==> flow/design.v <==
`timescale 1ns / 1ps
module abs_diff_7(
    input [7:0] x,
    input [7:0] y,
    output [7:0] absdiff
    );
	 assign absdiff = (x>y) ? x-y : y-x;
endmodule
`timescale 1ns / 1ps
module abs_diff_9(
    input [9:0] x,
    input [9:0] y,
    output [9:0] absdiff
    );
	 assign absdiff = (x>y) ? x-y : y-x;
endmodule
`timescale 1ns / 1ps
module abs_val_8
    (input signed [8:0] v,
     output wire [7:0] absv);
     assign absv = (v[8] == 1) ? ((~v)+1) : v;
endmodule
`timescale 1ns / 1ps
module quadrant(
    input signed [8:0] x,
    input signed [8:0] y,
    output [1:0] q
    );
	 wire [1:0] x_p;
	 wire [1:0] x_n;
	 assign x_p = (y >= 0) ? 0 : 3;
	 assign x_n = (y >= 0) ? 1 : 2;
	 assign q = (x >= 0) ? x_p : x_n;
endmodule
`timescale 1ns / 1ps
module polar_to_cartesian
    (input [11:0] r_theta,  
     output reg signed [8:0] x_value,  
     output reg signed [8:0] y_value);
	parameter POS = 9'sb0_0000_0001;
	parameter NEG = 9'sb1_1111_1111;
   parameter ZERO = 9'sb0_0000_0000;
   wire [31:0] rsin_15deg;  
   wire [31:0] rsin_30deg;  
   wire [31:0] rsin_45deg;  
   wire [31:0] rsin_60deg;  
   wire [31:0] rsin_75deg;  
   assign rsin_15deg = (r_theta[7:0]*66) >> 8;  
   assign rsin_30deg = r_theta[7:0] >> 2;  
   assign rsin_45deg = (r_theta[7:0]*181) >> 8;             
   assign rsin_60deg = (r_theta[7:0]*222) >> 8;  
   assign rsin_75deg = (r_theta[7:0]*247) >> 8;
   always @(*) begin
      case (r_theta[11:8])
         4'h1: begin  
            x_value = POS*rsin_75deg[7:0]; 
            y_value = POS*rsin_15deg[7:0];
         end
         4'h2: begin  
            x_value = POS*rsin_60deg[7:0]; 
            y_value = POS*rsin_30deg[7:0];
         end
         4'h3: begin  
            x_value = POS*rsin_45deg[7:0]; 
            y_value = POS*rsin_45deg[7:0];
         end
         4'h4: begin  
            x_value = POS*rsin_30deg[7:0]; 
            y_value = POS*rsin_60deg[7:0];
         end
         4'h5: begin  
            x_value = POS*rsin_15deg[7:0]; 
            y_value = POS*rsin_75deg[7:0];
         end
         4'h6: begin  
            x_value = POS*ZERO; 
            y_value = POS*r_theta[7:0];
         end
         4'h7: begin  
            x_value = NEG*rsin_15deg[7:0]; 
            y_value = POS*rsin_75deg[7:0];
         end
         4'h8: begin  
            x_value = NEG*rsin_30deg[7:0]; 
            y_value = POS*rsin_60deg[7:0];
         end
         4'h9: begin  
            x_value = NEG*rsin_45deg[7:0]; 
            y_value = POS*rsin_45deg[7:0];
         end
         4'hA: begin  
            x_value = NEG*rsin_60deg[7:0]; 
            y_value = POS*rsin_30deg[7:0];
         end
         4'hB: begin  
            x_value = NEG*rsin_75deg[7:0]; 
            y_value = POS*rsin_15deg[7:0];
         end
         4'hC: begin  
            x_value = NEG*r_theta[7:0]; 
            y_value = ZERO;
         end
         default: begin  
            x_value = POS*r_theta[7:0]; 
            y_value = ZERO;
         end
      endcase
   end
endmodule
`timescale 1ns / 1ps
module calc_abs7rtan_00_75_15
    (input [7:0] r,
     output wire [7:0] abs7rtan_15,
     output wire [7:0] abs7rtan_30,
     output wire [7:0] abs7rtan_45,
     output wire [9:0] abs7rtan_60,
     output wire [9:0] abs7rtan_75);
		wire signed [31:0] rtan_15deg;  
		wire signed [31:0] rtan_30deg;  
		wire signed [31:0] rtan_60deg;  
		wire signed [31:0] rtan_75deg;  
		assign rtan_15deg = (r*16'sh0225) >>> 11;
		assign rtan_30deg = (r*16'sh024f) >>> 10;
		assign rtan_60deg = (r*16'sh0DDB) >>> 11;
		assign rtan_75deg = (r*16'sh1DDB) >>> 11;
		assign abs7rtan_15 = rtan_15deg[7:0];
		assign abs7rtan_30 = rtan_30deg[7:0];
		assign abs7rtan_45 = r;
		assign abs7rtan_60 = rtan_60deg[9:0];
		assign abs7rtan_75 = rtan_75deg[9:0];
endmodule
`timescale 1ns / 1ps
module find_min_5_vals_cascading(
    input [7:0] input1,
    input [7:0] input2,
    input [7:0] input3,
    input [7:0] input4,
    input [7:0] input5,
    output [2:0] output_index
    );
	wire comp1_2;
	wire comp2_3;
	wire comp3_4;
	wire comp4_5;
	assign comp1_2 = input1 >= input2;
	assign comp2_3 = input2 >= input3;
	assign comp3_4 = input3 >= input4;
	assign comp4_5 = input4 >= input5;
	wire is1;
	wire is5;
	wire is2;
	wire is4;
	assign is1 = ((!comp1_2) & (!comp2_3) & (!comp3_4) & (!comp4_5));
	assign is5 = (comp1_2 & comp2_3 & comp3_4 & comp4_5);
	assign is2 = ((!is1) & (!is5) & (!comp2_3) & (!comp3_4));
	assign is4 = ((!is1) & (!is5) & (comp2_3) & (comp3_4));
	assign output_index = is1 ? 3'h1 : (is5 ? 3'h5 : (is2 ? 3'h2 : (is4 ? 3'h4 : 3'h3)));
endmodule
`timescale 1ns / 1ps
module calc_r_y_theta(
   input [7:0] y,
   input [7:0] x,  
   input [3:0] theta,
   output reg [7:0] r);
   wire [31:0] r_15deg;  
   wire [31:0] r_30deg;  
   wire [31:0] r_45deg;  
   wire [31:0] r_60deg;  
   wire [31:0] r_75deg;  
   assign r_15deg = (y*989) >> 10;
   assign r_30deg = y >> 9;
   assign r_45deg = (y*362) >> 10;
   assign r_60deg = (y*296) >> 10;
   assign r_75deg = (y*265) >> 10;
   always @(*) begin
      case(theta)
         1: r = r_15deg[7:0];
         2: r = r_30deg[7:0];
         3: r = r_45deg[7:0];
         4: r = r_60deg[7:0];
         5: r = r_75deg[7:0];
         6: r = y;  
         default: r = x;  
      endcase
   end
endmodule
`timescale 1ns / 1ps
module orientation_math
    (input [11:0] r_theta_original,  
     input [11:0] r_theta_final,  
     input clock,
     input enable,
     input reset,
     output reg done,
     output reg [4:0] orientation);
	parameter DEG360 = 5'h18;
	parameter DEG180 = 5'h0C;
	parameter ERROR_FACTOR = 4;
	reg [3:0] state;
	parameter IDLE 			 	= 4'h0;
	parameter SHORTCUT_TEST		= 4'h1;
	parameter SHORTCUT_TEST_2	= 4'h2;
	parameter PTC					= 4'h3;
	parameter DELTAS				= 4'h4;
	parameter ABS_DELTA_QUAD 	= 4'h5;
	parameter DX_TAN				= 4'h6;
	parameter ABS_DIFF			= 4'h7;
	parameter BASE_ANGLE_CALC	= 4'h8;
	parameter CALC_ORIENTATION	= 4'h9;
	parameter REPORT			 	= 4'hF;
	reg [4:0] original_base_angle;
	reg [4:0] shortcut_quadrant_adjust;
	reg signed [8:0] x_original;
	reg signed [8:0] y_original;
	reg signed [8:0] x_final;
	reg signed [8:0] y_final;
	wire signed [8:0] x_original_t;
	wire signed [8:0] y_original_t;
	wire signed [8:0] x_final_t;
	wire signed [8:0] y_final_t;
	polar_to_cartesian ptc_original (.r_theta(r_theta_original),.x_value(x_original_t),.y_value(y_original_t));
	polar_to_cartesian ptc_final (.r_theta(r_theta_final),.x_value(x_final_t),.y_value(y_final_t));
	reg signed [8:0] delta_y;
	reg signed [8:0] delta_x;
	wire [7:0] abs_delta_x_t;
	wire [7:0] abs_delta_y_t;
	reg [7:0] abs_delta_x;
	reg [7:0] abs_delta_y;
	reg [1:0] quadrant;
	wire [1:0] quadrant_t;
	abs_val_8 absx (.v(delta_x),.absv(abs_delta_x_t));
	abs_val_8 absy (.v(delta_y),.absv(abs_delta_y_t));
	quadrant q1 (.x(delta_x),.y(delta_y),.q(quadrant_t));
	reg [7:0] abs_dx_tan15;
	reg [7:0] abs_dx_tan30;
	reg [7:0] abs_dx_tan45;
	reg [9:0] abs_dx_tan60;
	reg [9:0] abs_dx_tan75;
	wire [7:0] abs_dx_tan15_t;
	wire [7:0] abs_dx_tan30_t;
	wire [7:0] abs_dx_tan45_t;
	wire [9:0] abs_dx_tan60_t;
	wire [9:0] abs_dx_tan75_t;
	calc_abs7rtan_00_75_15 abstan(.r(abs_delta_x),.abs7rtan_15(abs_dx_tan15_t),
											 .abs7rtan_30(abs_dx_tan30_t),.abs7rtan_45(abs_dx_tan45_t),
											 .abs7rtan_60(abs_dx_tan60_t),.abs7rtan_75(abs_dx_tan75_t));
	reg [7:0] diff_15;
	reg [7:0] diff_30;
	reg [7:0] diff_45;
	reg [7:0] diff_60;
	reg [7:0] diff_75;
	wire [7:0] diff_15_t;
	wire [7:0] diff_30_t;
	wire [7:0] diff_45_t;
	wire [9:0] diff_60_t;
	wire [9:0] diff_75_t;
	abs_diff_7 abdiff15 (.y(abs_delta_y),.x(abs_dx_tan15),.absdiff(diff_15_t));
	abs_diff_7 abdiff30 (.y(abs_delta_y),.x(abs_dx_tan30),.absdiff(diff_30_t));
	abs_diff_7 abdiff45 (.y(abs_delta_y),.x(abs_dx_tan45),.absdiff(diff_45_t));
	abs_diff_9 abdiff60 (.y({2'b00,abs_delta_y}),.x(abs_dx_tan60),.absdiff(diff_60_t));
	abs_diff_9 abdiff75 (.y({2'b00,abs_delta_y}),.x(abs_dx_tan75),.absdiff(diff_75_t));
	reg [2:0] base_angle;
	wire [2:0] base_angle_t;
	find_min_5_vals_cascading min5( 	.input1(diff_15),.input2(diff_30),
												.input3(diff_45),.input4(diff_60),
												.input5(diff_75),.output_index(base_angle_t));
   always @(posedge clock) begin
      if (reset) begin
         state <= IDLE;
         done <= 0;
			orientation <= 5'h00;
      end
      else begin
         case(state)
				SHORTCUT_TEST: begin
					if (r_theta_original[11:8] == r_theta_final[11:8]) begin
						original_base_angle <= {1'b0,r_theta_original[11:8]};
						shortcut_quadrant_adjust <= (r_theta_final[7:0] >= r_theta_original[7:0]) ? 0 : 12;
						state <= SHORTCUT_TEST_2;
					end
					else begin
						state <= PTC;
					end
				end
				SHORTCUT_TEST_2: begin
					orientation <= original_base_angle + shortcut_quadrant_adjust;
					state <= REPORT;
				end
				PTC: begin
					x_original <= x_original_t;
					y_original <= y_original_t;
					x_final <= x_final_t;
					y_final <= y_final_t;
					state <= DELTAS;
				end
				DELTAS: begin
					delta_x <= x_final - x_original;
					delta_y <= y_final - y_original;
					state <= ABS_DELTA_QUAD;
				end
				ABS_DELTA_QUAD: begin
					abs_delta_x <= abs_delta_x_t;
					abs_delta_y <= abs_delta_y_t;
					quadrant <= quadrant_t;
					state <= DX_TAN;
				end
				DX_TAN: begin
					if (abs_delta_y <= ERROR_FACTOR) begin
						orientation <= 0 + (delta_x < 0 ? 12 : 0);
						state <= REPORT;
					end
					else if (abs_delta_x <= ERROR_FACTOR) begin
						orientation <= 6 + (delta_y < 0 ? 12 : 0);
						state <= REPORT;
					end
					else begin
						abs_dx_tan15 <= abs_dx_tan15_t;
						abs_dx_tan30 <= abs_dx_tan30_t;
						abs_dx_tan45 <= abs_dx_tan45_t;
						abs_dx_tan60 <= abs_dx_tan60_t;
						abs_dx_tan75 <= abs_dx_tan75_t;
						state <= ABS_DIFF;
					end
				end
				ABS_DIFF: begin
					diff_15 <= diff_15_t;
					diff_30 <= diff_30_t;
					diff_45 <= diff_45_t;
					diff_60 <= diff_60_t > 8'hFF ? 8'hFE : diff_60_t[7:0];  
					diff_75 <= diff_75_t > 8'hFF ? 8'hFF : diff_75_t[7:0];
					state <= BASE_ANGLE_CALC;
   			end
				BASE_ANGLE_CALC: begin
					base_angle <= base_angle_t;
					state <= CALC_ORIENTATION;
				end
				CALC_ORIENTATION: begin
					case(quadrant)
						1: orientation <= (DEG180 - base_angle);  
						2: orientation <= (DEG180 + base_angle);  
						3: orientation <= (DEG360 - base_angle);  
						default: orientation <= base_angle;  
					endcase
					state <= REPORT;
				end
				REPORT: begin
					done <= 1;
					state <= IDLE;
					if (orientation >= DEG360) begin
						orientation <= orientation - DEG360;
					end
				end
				default: begin
					if (enable) begin
						state <= SHORTCUT_TEST;
						done <= 0;
					end
				end
			endcase
		end
	end
endmodule
`timescale 1ns / 1ps
module path_math
    (input [11:0] location,  
     input [11:0] target,  
     input [4:0] current_orientation,  
     input clock,
     input enable,
     input reset,
     output reg done,
	  output reg [4:0] needed_orientation,  
     output reg [11:0] move_command);  
	parameter DEG360 = 5'h18;
	parameter DEG180 = 5'h0C;
	reg [3:0] state;
	parameter IDLE 			 			= 4'h0;
	parameter NEEDED_ORIENTATION_1	= 4'h1;
	parameter ONE_CYCLE_DELAY_1		= 4'h2;
	parameter NEEDED_ORIENTATION_2	= 4'h3;
	parameter ONE_CYCLE_DELAY_2		= 4'h4;
	parameter PTC_AND_ANGLE 			= 4'h5;
	parameter DELTAS						= 4'h6;
	parameter ABS_DELTA_QUAD 			= 4'h7;
   parameter ORIENT_BASE_ANGLE		= 4'h8;
	parameter ABS_DY_DIV_SIN			= 4'h9;
	parameter REPORT			 			= 4'hF;
	reg orientation_helper_enable;
   wire [4:0] orientation_t;
	wire orientation_done;
   orientation_math om (.r_theta_original(location),.r_theta_final(target),.orientation(orientation_t),
                        .enable(orientation_helper_enable),.done(orientation_done),.reset(reset),.clock(clock));
   reg [4:0] angle;
	reg signed [8:0] x_location;
	reg signed [8:0] y_location;
	reg signed [8:0] x_target;
	reg signed [8:0] y_target;
	wire signed [8:0] x_location_t;
	wire signed [8:0] y_location_t;
	wire signed [8:0] x_target_t;
	wire signed [8:0] y_target_t;
	polar_to_cartesian ptc_original (.r_theta(location),.x_value(x_location_t),.y_value(y_location_t));
	polar_to_cartesian ptc_final (.r_theta(target),.x_value(x_target_t),.y_value(y_target_t));
	reg signed [8:0] delta_y;
	reg signed [8:0] delta_x;
	wire [7:0] abs_delta_x_t;
	wire [7:0] abs_delta_y_t;
	reg [7:0] abs_delta_x;
	reg [7:0] abs_delta_y;
	reg [1:0] quadrant;
	wire [1:0] quadrant_t;
	abs_val_8 absx (.v(delta_x),.absv(abs_delta_x_t));
	abs_val_8 absy (.v(delta_y),.absv(abs_delta_y_t));
	quadrant q1 (.x(delta_x),.y(delta_y),.q(quadrant_t));
	reg [2:0] base_angle;
	reg [6:0] distance;
   wire [7:0] distance_t;
	calc_r_y_theta calcr (.y(abs_delta_y),.x(abs_delta_x),.theta(base_angle),.r(distance_t));
	always @(posedge clock) begin
      if (reset) begin
         state <= IDLE;
         done <= 0;
			angle <= 0;
         x_location <= 0;
         y_location <= 0;
         x_target <= 0;
         y_target <= 0;
         delta_x <= 0;
         delta_y <= 0;
         abs_delta_x <= 0;
         abs_delta_y <= 0;
         quadrant <= 0;
         base_angle <= 0;
         distance <= 0;
         move_command <= 0;
			orientation_helper_enable <= 0;
			needed_orientation <= 0;
      end
      else begin
         case(state)
				NEEDED_ORIENTATION_1: begin
					orientation_helper_enable <= 1;
					state <= ONE_CYCLE_DELAY_1;
				end
				ONE_CYCLE_DELAY_1: state <= NEEDED_ORIENTATION_2;
				NEEDED_ORIENTATION_2: begin
					orientation_helper_enable <= 0;
					if (orientation_done) begin
						needed_orientation <= orientation_t;
						state <= ONE_CYCLE_DELAY_2;
					end
				end
				ONE_CYCLE_DELAY_2: state <= PTC_AND_ANGLE;
				PTC_AND_ANGLE: begin
               angle <= needed_orientation - current_orientation + ((current_orientation > needed_orientation) ? DEG360 : 0);
					x_location <= x_location_t;
					y_location <= y_location_t;
					x_target <= x_target_t;
					y_target <= y_target_t;
					state <= DELTAS;
				end
				DELTAS: begin
					delta_x <= x_target - x_location;
					delta_y <= y_target - y_location;
					state <= ABS_DELTA_QUAD;
				end
				ABS_DELTA_QUAD: begin
					abs_delta_x <= abs_delta_x_t;
					abs_delta_y <= abs_delta_y_t;
					quadrant <= quadrant_t;
					state <= ORIENT_BASE_ANGLE;
				end
				ORIENT_BASE_ANGLE: begin
               case (quadrant)
                  1: base_angle <= (DEG180 - needed_orientation);
                  2: base_angle <= (needed_orientation - DEG180);
                  3: base_angle <= (DEG360 - needed_orientation);
                  default: base_angle <= needed_orientation[3:0];
               endcase
               state <= ABS_DY_DIV_SIN;
				end
				ABS_DY_DIV_SIN: begin
					distance <= distance_t[6:0];
					state <= REPORT;
				end
				REPORT: begin
					done <= 1;
					state <= IDLE;
					move_command <= {angle,distance};
				end
				default: begin
					if (enable) begin
						state <= NEEDED_ORIENTATION_1;
						done <= 0;
						orientation_helper_enable <= 0;
						needed_orientation <= 0;
					end
				end
			endcase
		end
	end
endmodule
# From RTL to reports: path_math

What the tools print for path_math, step after step.
Line numbers count from 1 in the design file above.
Cell names lack the library's common part.
Not given: --

Top module: path_math
Clock port: clock
Standard-cell library: sky130hd
Library corner: tt_025C_1v80

# Word level

Source: Yosys, flattened and elaborated, memories not mapped. Widths are those after wreduce. Registers that Yosys merges into a memory's read port (data or address) are not register bits. Print and check cells do not count. Equal cells are merged and count once.

Register bits: 287
Bits of input ports: 32
Word-level cells: 295

$add $sub $neg: 29
$mul: 28
Magnitude comparators: 22
Equal/unequal tests: 60
Mux-type cells: 49
Bitwise gates (word level): 22
Reduce/logical cells: 42

Operator list:

| cell                                                                   | number |
| 9-bit by 8-bit multiplier with 9-bit output (first input constant)     | 10 |
| 8-bit by 8-bit multiplier with 16-bit output (second input constant)   | 5 |
| 8-bit by 10-bit multiplier with 18-bit output (second input constant)  | 2 |
| 8-bit by 6-bit multiplier with 14-bit output (second input constant)   | 3 |
| 9-bit parallel mux with 12-bit select                                  | 2 |
| 8-bit by 7-bit multiplier with 15-bit output (second input constant)   | 2 |
| 8-bit by 13-bit multiplier with 21-bit output (second input constant)  | 1 |
| 8-bit by 12-bit multiplier with 20-bit output (second input constant)  | 1 |
| 8-bit by 10-bit multiplier with 17-bit output (second input constant)  | 1 |
| 8-bit by 9-bit multiplier with 17-bit output (second input constant)   | 1 |
| 9-bit by 6-bit multiplier with 9-bit output (first input constant)     | 2 |
| 8-bit parallel mux with 6-bit select                                   | 2 |
| 4-bit by 3-bit == test with 1-bit output (second input constant)       | 16 |
| 4-bit == test (second input constant)                                  | 16 |
| 8-bit subtractor                                                       | 6 |
| 8-bit 2-to-1 mux                                                       | 6 |
| 7-bit parallel mux with 6-bit select                                   | 1 |
| 8-bit >= comparator                                                    | 5 |
| 4-bit parallel mux with 10-bit select                                  | 1 |
| 9-bit by 1-bit >= comparator with 1-bit output (second input constant) | 4 |
| 9-bit subtractor                                                       | 4 |
| 4-bit parallel mux with 9-bit select                                   | 1 |
| 4-bit by 2-bit == test with 1-bit output (second input constant)       | 8 |
| 4-bit 2-to-1 mux                                                       | 8 |
| 5-bit 2-to-1 mux                                                       | 6 |
| 9-bit OR reduction                                                     | 3 |
| 2-bit OR reduction                                                     | 12 |
| 8-bit by 2-bit adder with 8-bit output (second input constant)         | 3 |

Not listed: further kinds 55, cells in them 120.

# Longest topological paths

Longest topological path by Yosys (ltp), each cell counted once; first at word level (registers and memories cut), then after technology mapping (sequential cells cut; the memories' decode and read muxes count).

Depth after elaboration: 12
ABC_AREA: 0
Gate-level depth with buffers: 34
Depth with buffers taken out: 34

# After synthesis

Source: synth_stat.txt of the flow (Yosys; design flattened, memories mapped). It holds for the ABC_AREA given above (unset counts as 0); a run with the other value may have another netlist.
The area totals of this step are shown rounded.

Mapped cells: 4378
Chip area (Yosys): 0.0408 mm^2
Sequential part of the area: 0.0074 mm^2
Mapped flip-flops: 291
Buffers: 83

Cell types:

| type     | number | total area (um^2) |
| ha_1     | 783    | 9.8E+03 |
| fa_1     | 363    | 7266.97 |
| edfxtp_1 | 157    | 4.71E+03 |
| inv_1    | 887    | 3.33E+03 |
| dfxtp_1  | 134    | 2.68E+03 |
| xnor2_1  | 214    | 1.87E+03 |
| a21oi_1  | 201    | 1.01E+03 |
| nor2_1   | 253    | 949.661 |
| xor2_1   | 101    | 884.598 |
| a21o_1   | 105    | 788.256 |
| mux2i_1  | 73     | 730.701 |
| nand2_1  | 181    | 679.402 |
| o21ai_0  | 122    | 610.586 |
| nor2b_1  | 69     | 431.664 |
| nand2b_1 | 61     | 381.616 |
| a211oi_1 | 45     | 337.824 |
| clkbuf_1 | 71     | 266.506 |
| nor3_1   | 53     | 265.254 |

Not listed: further types 72, cells in them 505.
The figures by module come from a second, unflattened synthesis with its own total; it is not the netlist above.

Cells (unflattened synthesis): 6734
Area (unflattened synthesis): 0.061 mm^2

Rows give one instance, submodules left out.

By module:

| module                    | instances | cells | area (mm^2) | sequential area (mm^2) |
| polar_to_cartesian        | 4         | 1028  | 0.00876     | 0 |
| orientation_math          | 1         | 411   | 0.00684     | 0.00527 |
| path_math                 | 1         | 556   | 0.00527     | 0.00234 |
| calc_abs7rtan_00_75_15    | 1         | 500   | 0.0045      | 0 |
| calc_r_y_theta            | 1         | 464   | 0.004       | 0 |
| abs_diff_7                | 3         | 86    | 0.000673    | 0 |
| abs_diff_9                | 2         | 116   | 0.000862    | 0 |
| find_min_5_vals_cascading | 1         | 107   | 0.000865    | 0 |
| abs_val_8                 | 4         | 21    | 0.000171    | 0 |
| quadrant                  | 2         | 5     | 0.0000388   | 0 |

# Worst setup path after synthesis

Source: OpenSTA report_checks on the synthesized netlist (no wires, ideal clock, input and output delay 20% of the period each), path of least setup slack; recovery checks are left aside. Register names are those of the netlist, which keeps one name where synthesis merged equal registers.

Kind: input to register
From: input port location[2]
To: register om.x_original[7]
Period: 12.0 ns
Input delay: 2.400 ns
Launch time at the first pin: 2.400 ns
Arrival: 9.857 ns
Required time: 11.737 ns
Slack: 1.880 ns
Path delay: 7.720 ns
Stages on the path: 29
Path buffers: 0
Synthesis period reached: 10.12 ns

"path delay" = arrival - input delay + setup time.
"stages on the path" counts driving pins, that of a launching flip-flop among them; a cell with two outputs on the path counts twice.
"synthesis period reached" = period - worst setup slack (recovery checks aside). The figure is calculated, with input and output delays left at 20% of the set period.
Between the ends stands the longest chain of elaborated cells between them, by number of cells; it is not shown to be the way that was timed. Of several equally long chains one is given.
Each line given opens the expression or statement behind the cell; cells for indexed reads and writes are added by Yosys, which also makes memories of some case tables.

Cells stage by stage: fa_1 -> inv_1 -> fa_1 -> inv_1 -> fa_1 -> inv_1 -> fa_1 -> inv_1 -> ha_1 -> and3_1 -> a21boi_2 -> o31ai_2 -> a21oi_1 -> nor2_1 -> xor2_1 -> ha_1 -> xnor2_1 -> fa_1 -> inv_1 -> fa_1 -> fa_1 -> ha_1 -> xnor2_1 -> a22o_1 -> a221o_1 -> a211oi_1 -> o211ai_1 -> a211oi_1 -> nor2_1
Length of the longest elaborated chain: 3
Elaborated cells between the ends (all ways): 11
Source lines of those cells: 11
Classes of those cells: mul: 10; mux: 1

Ends and longest elaborated chain, after synthesis:

| element                                      | line | RTL |
| start: declaration                           | 365  | `(input [11:0] location,` |
| 8-bit by 8-bit multiplier with 16-bit output | 52   | `assign rsin_75deg = (r_theta[7:0]*247) >> 8;` |
| 9-bit by 8-bit multiplier with 9-bit output  | 96   | `x_value = NEG*rsin_75deg[7:0];` |
| 9-bit parallel mux with 12-bit select        | 54   | `case (r_theta[11:8])` |
| end: assignment                              | 290  | `x_original <= x_original_t;` |
| end: declaration                             | 213  | `reg signed [8:0] x_original;` |

# Worst path after layout

Path of least setup slack in the final report of record 1 (OpenROAD, finished layout, wires in). Where an end is a register, its clock arrival counts in the times.

Kind: input to register
From: input port location[1]
To: register om.x_original[7]
Period: 8.18 ns
Input delay: 1.64 ns
Launch time at the first pin: 1.64 ns
Arrival: 9.21 ns
Required time: 8.48 ns
Slack: -0.73 ns
Stages on the path: 32
Path buffers: 5

Between the ends stands the longest chain of elaborated cells between them, by number of cells; it is not shown to be the way that was timed. Of several equally long chains one is given.

Cells stage by stage: buf_6 -> buf_6 -> fa_1 -> inv_2 -> fa_1 -> inv_2 -> fa_1 -> inv_1 -> fa_1 -> inv_2 -> ha_4 -> nand2_4 -> a221o_1 -> a21boi_2 -> buf_4 -> o21ai_2 -> a211o_4 -> fa_2 -> buf_6 -> fa_1 -> inv_2 -> fa_1 -> fa_1 -> ha_4 -> xnor2_2 -> a22o_1 -> a221o_1 -> a211oi_2 -> buf_4 -> o211ai_1 -> a211oi_2 -> nor2_1
Length of the longest elaborated chain: 3
Elaborated cells between the ends (all ways): 10
Source lines of those cells: 10
Classes of those cells: mul: 9; mux: 1

Ends and longest elaborated chain, post-layout:

| element                                      | line | RTL |
| start: declaration                           | 365  | `(input [11:0] location,` |
| 8-bit by 8-bit multiplier with 16-bit output | 52   | `assign rsin_75deg = (r_theta[7:0]*247) >> 8;` |
| 9-bit by 8-bit multiplier with 9-bit output  | 96   | `x_value = NEG*rsin_75deg[7:0];` |
| 9-bit parallel mux with 12-bit select        | 54   | `case (r_theta[11:8])` |
| end: assignment                              | 290  | `x_original <= x_original_t;` |
| end: declaration                             | 213  | `reg signed [8:0] x_original;` |

Measured results for path_math: 3 stored runs of the Yosys and OpenROAD flow on sky130hd. The settings differ; the order carries no meaning. The constraints put input and output delay at 20% of the set period each and load the outputs with 0.01 pF.
"clock period reached": clock period set for the run, less the worst setup slack. It is reckoned from that one timing run; input and output delays stay at 20% of the period that was set.
"worst setup path time" is the time allowed to the run's worst setup path (the clock period less input and output delay, where it has them) less its slack. Clock arrival times count: a late capture clock shortens it, a late launch clock lengthens it.
Values from the reports are rounded here.

## Record 1

==> flow/run.sh <==
#!/bin/bash
# the make line also repeats the synthesis and layout settings of config.mk as NAME=value (left out here)
make -C /OpenROAD-flow-scripts/flow DESIGN_CONFIG=/design/flow/config.mk WORK_HOME=/design/flow/orfs CLKGATE_MAP_FILE= finish
==> flow/config.mk <==
export PLATFORM = sky130hd
export DESIGN_NAME = path_math
export DESIGN_NICKNAME = path_math
export VERILOG_FILES = /design/flow/design.v
export SDC_FILE = /design/flow/constraint.sdc
export NUM_CORES = 4
export LEC_CHECK = 0
export ABC_AREA = 0
export CAP_MARGIN = 40
export CELL_PAD_IN_SITES_GLOBAL_PLACEMENT = 1
export CORE_MARGIN = 9
export CORE_UTILIZATION = 24
export CTS_CLUSTER_DIAMETER = 261
export CTS_CLUSTER_SIZE = 19
export MAX_ROUTING_LAYER = met5
export PLACE_DENSITY_LB_ADDON = 0.07
export SETUP_SLACK_MARGIN = 1.0
export SLEW_MARGIN = 20
==> flow/constraint.sdc <==
create_clock -name core_clock -period 8.18 [get_ports {clock}]
set_input_delay 1.6360 -clock core_clock [delete_from_list [all_inputs] [get_ports {clock}]]
set_output_delay 1.6360 -clock core_clock [all_outputs]
set_load 0.01 [all_outputs]

| result of record 1 | value |
|---|---|
| Yosys chip area after synthesis | 0.0408 mm^2 |
| die size | 0.185 mm^2 |
| standard-cell area after routing | 0.0515 mm^2 |
| post-route utilization | 30.6% |
| smallest setup slack | -0.728 ns |
| total negative setup slack | -6.76 ns |
| smallest hold slack | 0.459 ns |
| clock period reached | 8.908 ns |
| worst setup path time | 7.27 ns |
| worst setup path type | input to register |

## Record 2

==> flow/run.sh <==
#!/bin/bash
# the make line also repeats the synthesis and layout settings of config.mk as NAME=value (left out here)
make -C /OpenROAD-flow-scripts/flow DESIGN_CONFIG=/design/flow/config.mk WORK_HOME=/design/flow/orfs CLKGATE_MAP_FILE= finish
==> flow/config.mk <==
export PLATFORM = sky130hd
export DESIGN_NAME = path_math
export DESIGN_NICKNAME = path_math
export VERILOG_FILES = /design/flow/design.v
export SDC_FILE = /design/flow/constraint.sdc
export NUM_CORES = 4
export LEC_CHECK = 0
export ABC_AREA = 0
export CAP_MARGIN = 20
export CELL_PAD_IN_SITES_DETAIL_PLACEMENT = 1
export CORE_MARGIN = 2
export CORE_UTILIZATION = 36
export CTS_CLUSTER_DIAMETER = 181
export HOLD_SLACK_MARGIN = 0.05
export MAX_ROUTING_LAYER = met4
export MIN_ROUTING_LAYER = met1
export PLACE_DENSITY = 0.46
export SETUP_SLACK_MARGIN = 0.04
export SLEW_MARGIN = 20
export TNS_END_PERCENT = 85
==> flow/constraint.sdc <==
create_clock -name core_clock -period 10.1 [get_ports {clock}]
set_input_delay 2.0200 -clock core_clock [delete_from_list [all_inputs] [get_ports {clock}]]
set_output_delay 2.0200 -clock core_clock [all_outputs]
set_load 0.01 [all_outputs]

| result of record 2 | value |
|---|---|
| Yosys chip area after synthesis | 0.0408 mm^2 |
| die size | 0.116 mm^2 |
| standard-cell area after routing | 0.0466 mm^2 |
| post-route utilization | 41.4% |
| smallest setup slack | 0.378 ns |
| total negative setup slack | 0.000 ns |
| smallest hold slack | 0.453 ns |
| clock period reached | 9.722 ns |
| worst setup path time | 7.70 ns |
| worst setup path type | input to register |

## Record 3

==> flow/run.sh <==
#!/bin/bash
# the make line also repeats the synthesis and layout settings of config.mk as NAME=value (left out here)
make -C /OpenROAD-flow-scripts/flow DESIGN_CONFIG=/design/flow/config.mk WORK_HOME=/design/flow/orfs CLKGATE_MAP_FILE= finish
==> flow/config.mk <==
export PLATFORM = sky130hd
export DESIGN_NAME = path_math
export DESIGN_NICKNAME = path_math
export VERILOG_FILES = /design/flow/design.v
export SDC_FILE = /design/flow/constraint.sdc
export NUM_CORES = 4
export LEC_CHECK = 0
export CAP_MARGIN = 20
export CELL_PAD_IN_SITES_DETAIL_PLACEMENT = 1
export CORE_MARGIN = 2
export CORE_UTILIZATION = 48
export GPL_TIMING_DRIVEN = 0
export MIN_ROUTING_LAYER = met2
export SETUP_SLACK_MARGIN = 0.79
export SLEW_MARGIN = 20
export TNS_END_PERCENT = 70
==> flow/constraint.sdc <==
create_clock -name core_clock -period 12.6 [get_ports {clock}]
set_input_delay 2.5200 -clock core_clock [delete_from_list [all_inputs] [get_ports {clock}]]
set_output_delay 2.5200 -clock core_clock [all_outputs]
set_load 0.01 [all_outputs]

| result of record 3 | value |
|---|---|
| Yosys chip area after synthesis | 0.0408 mm^2 |
| die size | 0.0874 mm^2 |
| standard-cell area after routing | 0.0441 mm^2 |
| post-route utilization | 52.5% |
| smallest setup slack | 1.06 ns |
| total negative setup slack | 0.000 ns |
| smallest hold slack | 0.475 ns |
| clock period reached | 11.542 ns |
| worst setup path time | 9.02 ns |
| worst setup path type | input to register |
